==> flow/design.v <==
module CORDIC #(parameter integer W = 32)
(
    input wire clk,
    input wire start,
    input wire signed [31:0] x,
    input wire signed [31:0] y,
    output wire signed [W-1:0]phi,
    output wire done
);
wire sigma;
wire signed [31:0] x_shift;
wire signed [31:0] y_shift;
reg [5:0] counter;
reg signed [31:0] x_reg;
reg signed [31:0] y_reg;
reg signed [31:0] z;
wire signed [31:0] atan_table [0:27];
assign atan_table[00] = 32'h3243f6a9; 
assign atan_table[01] = 32'h1dac6705;
assign atan_table[02] = 32'h0fadbafd;
assign atan_table[03] = 32'h07f56ea7;
assign atan_table[04] = 32'h03feab77;
assign atan_table[05] = 32'h01ffd55c;
assign atan_table[06] = 32'h00fffaab;
assign atan_table[07] = 32'h007fff55;
assign atan_table[08] = 32'h003fffeb;
assign atan_table[09] = 32'h001ffffd;
assign atan_table[10] = 32'h00100000;
assign atan_table[11] = 32'h00080000;
assign atan_table[12] = 32'h00040000;
assign atan_table[13] = 32'h00020000;
assign atan_table[14] = 32'h00010000;
assign atan_table[15] = 32'h00008000;
assign atan_table[16] = 32'h00004000;
assign atan_table[17] = 32'h00002000;
assign atan_table[18] = 32'h00001000;
assign atan_table[19] = 32'h00000800;
assign atan_table[20] = 32'h00000400;
assign atan_table[21] = 32'h00000200;
assign atan_table[22] = 32'h00000100;
assign atan_table[23] = 32'h00000080;
assign atan_table[24] = 32'h00000040;
assign atan_table[25] = 32'h00000020;
assign atan_table[26] = 32'h00000010;
assign atan_table[27] = 32'h00000008;
assign sigma = y_reg[31];
assign x_shift = y_reg >>> counter; 
assign y_shift = x_reg >>> counter; 
assign phi = z[31:31-W+1];
assign done = (counter == 28);
always @(posedge clk) begin
    if(start)begin
        x_reg <= x;
        y_reg <= y;
        z <= 0;
        counter <= 0;
    end
    else begin
        if(counter == 28) begin
            x_reg <= x_reg;
            y_reg <= y_reg;
            z <= z;
            counter <= counter;
        end
        else begin
            x_reg <= sigma ? (x_reg - x_shift) : (x_reg + x_shift);
            y_reg <= sigma ? (y_reg + y_shift) : (y_reg - y_shift);
            z <= sigma ? (z - atan_table[counter]) : (z + atan_table[counter]);
            counter <= counter + 1;
        end
    end
end
endmodule
# [Reports on CORDIC]
# Tool output for the design above, in the order of the flow.
# Lines are those of the file above, counted from 1.
# Operators: Yosys type, input widths -> output width; for muxes data width and select width s.
# Library cell names are shortened.
# The mark - stands for no value.
[setup] design="CORDIC" clk_port="clk" library="sky130hd" corner="tt_025C_1v80"

# [Word-level counts]
# Counts by Yosys on the flattened word-level netlist (proc, flatten, opt, wreduce; memories kept). Register bits leave out memories and registers merged into their read ports (data or address). Print and check cells are left out. Cells with the same type and inputs are merged into one.
[bits] register_bits=102 latch_bits=0 mem_bits_rw=0 romBits=0 clocked_rd_ports_x_width=0 mem_count=0 input_bits=66 out_inout_bits=33 wordCells=53
[classes] addsub=7 multipliers=0 div_mod_pow=0 compare=0 eq_ne=29 n_shift=2 mux=10 bitwise=0 reduce_logical=1
[op_table] op="$pmux 32 s28" count=1
[op_table] op="$mux 32" count=9
[op_table] op="$add 32x32->32" count=3
[op_table] op="$sub 32x32->32" count=3
[op_table] op="$sshr 32x6->32" count=2
[op_table] op="$eq 5x5->1 const B" count=12
[op_table] op="$eq 5x4->1 const B" count=8
[op_table] op="$eq 5x3->1 const B" count=4
[op_table] op="$eq 5x2->1 const B" count=2
[op_table] op="$add 6x1->6 const B" count=1
[op_table] op="$eq 6x5->1 const B" count=1
[op_table] op="$eq 5x1->1 const B" count=1
[op_table] op="$logic_not 5->1" count=1
[op_table] op="$ne 2x2->1 const B" count=1

# [Longest topological paths]
# Yosys ltp: most cells in a row. Word level: on the elaborated netlist, between registers, memories and ports. Mapped: between sequential cells and ports; inverters and the memories' decode and read muxes count.
[depth] word_depth=6 abc_area=0 mapped_depth=32 ltp_nobuf=26

# [Mapped cells and area]
# Source: synth_stat.txt of the flow (Yosys; design flattened, memories mapped). It holds for the ABC_AREA given above (unset counts as 0); a run with the other value may have another netlist.
# Totals and module areas in this step are rounded.
[by_type] cell_type="edfxtp_1" count=64 area_total_um2=1.92E+03
[by_type] cell_type="ha_1" count=101 area_total_um2=1.26E+03
[by_type] cell_type="mux4_2" count=50 area_total_um2=1126.08
[by_type] cell_type="nand2_1" count=231 area_total_um2=867.082
[by_type] cell_type="a21oi_1" count=162 area_total_um2=810.778
[by_type] cell_type="dfxtp_1" count=38 area_total_um2=760.73
[by_type] cell_type="xnor2_1" count=86 area_total_um2=753.222
[by_type] cell_type="o21ai_0" count=142 area_total_um2=710.682
[by_type] cell_type="nor2_1" count=166 area_total_um2=623.098
[by_type] cell_type="mux2i_1" count=53 area_total_um2=530.509
[by_type] cell_type="mux2_2" count=46 area_total_um2=517.997
[by_type] cell_type="xor2_1" count=56 area_total_um2=490.47
[by_type] cell_type="mux4_1" count=12 area_total_um2=315.302
[by_type] cell_type="clkbuf_1" count=76 area_total_um2=285.274
[by_type] cell_type="nand3_1" count=45 area_total_um2=225.216
[by_type] cell_type="nor3_1" count=45 area_total_um2=225.216
[by_type] cell_type="o21a_1" count=30 area_total_um2=225.216
[by_type] cell_type="a211oi_1" count=27 area_total_um2=202.694
# Other cell types: 84; their cells: 590.
[mapped] cells=2020 yosys_area_um2=16300 ffs=102

# [Timing after synthesis]
# Source: OpenSTA report_checks on the synthesized netlist (no wires, ideal clock, input and output delay 20% of the period each), path of least setup slack; recovery checks are left aside. Register names are those of the netlist, which keeps one name where synthesis merged equal registers.
[synth_path] path_kind="register to register" start="reg counter[1]" end="reg x_reg[31]" period_ps=7500 setup_time_ps=260 t_arrival_ps=6175 required_ps=7240 slack_ps=1065 delay_ps=6435 driving_pins=27 n_path_buf=5 synth_period_reached_ps=6435
# "delay_ps" = arrival - input delay + setup time.
# "driving_pins": output pins that drive a net of the path, with the launching flip-flop's if there is one; two outputs of one cell count as two.
# "synth_period_reached_ps" = period - worst setup slack (recovery checks aside). The figure is calculated, with input and output delays left at 20% of the set period.
# Between the ends stands the longest chain of elaborated cells between them, by number of cells; it is not shown to be the way that was timed. Of several equally long chains one is given.
# A line is the first line of the expression or statement that the cell stems from. Yosys adds cells for indexed reads and writes and turns some case tables into memories.
# At most two assigning lines are given for a register; there are more.
# The path ends at the data pin of a flip-flop with enable; ways to the enable are not counted.
[synth_via] cell_sequence="dfxtp_1 buf_6 buf_12 buf_6 buf_4 buf_2 mux4_2 a222oi_1 o221a_2 ha_1 o211ai_1 nor3_1 a31o_2 nand2_1 mux2_2 o221ai_1 ha_1 a21o_1 a21oi_1 o21a_1 o21ai_0 o2111ai_1 a311oi_1 o41a_1 a211o_1 xnor3_1 mux2_2" elab_chain_len=5 cells_between=7 classes_between="add/sub: 2; eq/ne: 1; shift: 1; mux: 3"
[synth_lines] item="start, declared" line=13 text="reg [5:0] counter;"
[synth_lines] item="start, assigned" line=63 text="counter <= counter;"
[synth_lines] item="start, assigned" line=69 text="counter <= counter + 1;"
[synth_lines] item="$sshr 32x6->32" line=47 text="assign x_shift = y_reg >>> counter;"
[synth_lines] item="$add 32x32->32" line=66 text="x_reg <= sigma ? (x_reg - x_shift) : (x_reg + x_shift);"
[synth_lines] item="$mux 32" line=66
[synth_lines] item="$mux 32" line=59 text="if(counter == 28) begin"
[synth_lines] item="$mux 32" line=52 text="if(start)begin"
[synth_lines] item="end, assigned" line=53 text="x_reg <= x;"
[synth_lines] item="end, assigned" line=60 text="x_reg <= x_reg;"
[synth_lines] item="end, declared" line=14 text="reg signed [31:0] x_reg;"

# [Timing after layout]
# From the final timing report of flow run B: the path of least setup slack in the routed layout; clock arrival at registers is part of the times.
# The report prints the path's times to 10 ps; the period is as set.
[layout_path] path_kind="register to register" start="reg counter[1]" end="reg z[31]" period_ps=11300 setup_time_ps=100 t_arrival_ps=8490 required_ps=11600 slack_ps=3110 driving_pins=25 n_path_buf=0
# Between the ends stands the longest chain of elaborated cells between them, by number of cells; it is not shown to be the way that was timed. Of several equally long chains one is given.
# At most two assigning lines are given for a register; there are more.
[layout_via] cell_sequence="dfxtp_4 clkinv_1 ha_1 or2_2 o21a_1 a2111oi_0 and2_1 a211o_1 inv_1 ha_1 nand4_1 nor2_1 and2_1 a31oi_1 xor2_1 ha_1 o21a_1 o21ai_0 or4_1 a31oi_1 o31ai_1 a21oi_1 a41oi_1 o311ai_0 mux2_2" elab_chain_len=6 cells_between=35 classes_between="add/sub: 2; eq/ne: 28; mux: 4; reduce/logical: 1"
[layout_lines] item="start, declared" line=13 text="reg [5:0] counter;"
[layout_lines] item="start, assigned" line=63 text="counter <= counter;"
[layout_lines] item="start, assigned" line=69 text="counter <= counter + 1;"
[layout_lines] item="$eq 5x5->1" line=68 text="z <= sigma ? (z - atan_table[counter]) : (z + atan_table[counter]);"
[layout_lines] item="$pmux 32 s28" line=68
[layout_lines] item="$mux 32" line=59 text="if(counter == 28) begin"
[layout_lines] item="$mux 32" line=52 text="if(start)begin"
[layout_lines] item="$add 32x32->32" line=68
[layout_lines] item="$mux 32" line=68
[layout_lines] item="end, assigned" line=62 text="z <= z;"
[layout_lines] item="end, assigned" line=68
[layout_lines] item="end, declared" line=16 text="reg signed [31:0] z;"

CORDIC through Yosys and OpenROAD on sky130hd: 6 stored runs, unordered, with their settings and measured results. The constraints put input and output delay at 20% of the set period each and load the outputs with 0.01 pF.
"achieved clock period" means the clock period less the worst setup slack. The figure is calculated, with input and output delays left at 20% of the set period.
By "worst setup path time" is meant the share of the clock period that the worst setup path is allowed (20% is reserved at inputs, 20% at outputs), minus its slack. Clock arrival times at its registers enter into it.
"power": no workload was simulated; the value follows from the tool's default switching activity.
"worst setup path time" is known to 10 ps.
The measured numbers are rounded.
[flow run A] settings: CAP_MARGIN=0, CELL_PAD_IN_SITES_DETAIL_PLACEMENT=1, CELL_PAD_IN_SITES_GLOBAL_PLACEMENT=3, CORE_MARGIN=5, CORE_UTILIZATION=63, MAX_ROUTING_LAYER=met4, MIN_ROUTING_LAYER=met2, period_ns=7.5, SLEW_MARGIN=20
[flow run A] result: did not finish, placement stopped with GPL-0301
[flow run B] settings: CAP_MARGIN=5, CORE_MARGIN=10, CORE_UTILIZATION=40, GPL_ROUTABILITY_DRIVEN=0, PLACE_DENSITY_LB_ADDON=0.08, SLEW_MARGIN=5, period_ns=11.3
[flow run B] result: chip area after synthesis (Yosys) 16300 um^2, die area 49100 um^2, utilization 44.4%, worst setup slack after layout 3110 ps, power 6.86 mW, achieved clock period 8186 ps, worst setup path time 8190 ps, worst setup path kind register to register
[flow run C] settings: CORE_UTILIZATION=40, period_ns=7.5, CAP_MARGIN=20, CORE_MARGIN=2, SLEW_MARGIN=20
[flow run C] result: chip area after synthesis (Yosys) 16300 um^2, die area 42300 um^2, utilization 45.7%, worst setup slack after layout 530 ps, power 10.5 mW, achieved clock period 6970 ps, worst setup path time 6970 ps, worst setup path kind register to register
[flow run D] settings: CORE_UTILIZATION=40, SETUP_SLACK_MARGIN=0.8, period_ns=7.15, CAP_MARGIN=20, CORE_MARGIN=2, SLEW_MARGIN=20
[flow run D] result: chip area after synthesis (Yosys) 16300 um^2, die area 42300 um^2, utilization 48.0%, worst setup slack after layout 920 ps, power 11.6 mW, achieved clock period 6230 ps, worst setup path time 6230 ps, worst setup path kind register to register
[flow run E] settings: CAP_MARGIN=0, CELL_PAD_IN_SITES_DETAIL_PLACEMENT=1, CELL_PAD_IN_SITES_GLOBAL_PLACEMENT=1, CORE_MARGIN=5, CORE_UTILIZATION=63, CTS_CLUSTER_DIAMETER=312, MAX_ROUTING_LAYER=met5, MIN_ROUTING_LAYER=met2, SETUP_SLACK_MARGIN=1.39, SLEW_MARGIN=15, TNS_END_PERCENT=85, period_ns=7.5
[flow run E] result: did not finish, clock tree synthesis stopped with DPL-0033
[flow run F] settings: CORE_UTILIZATION=63, MIN_ROUTING_LAYER=met2, period_ns=7.5, CAP_MARGIN=20, CORE_MARGIN=2, SLEW_MARGIN=20
[flow run F] result: did not finish, routing stopped with GRT-0116
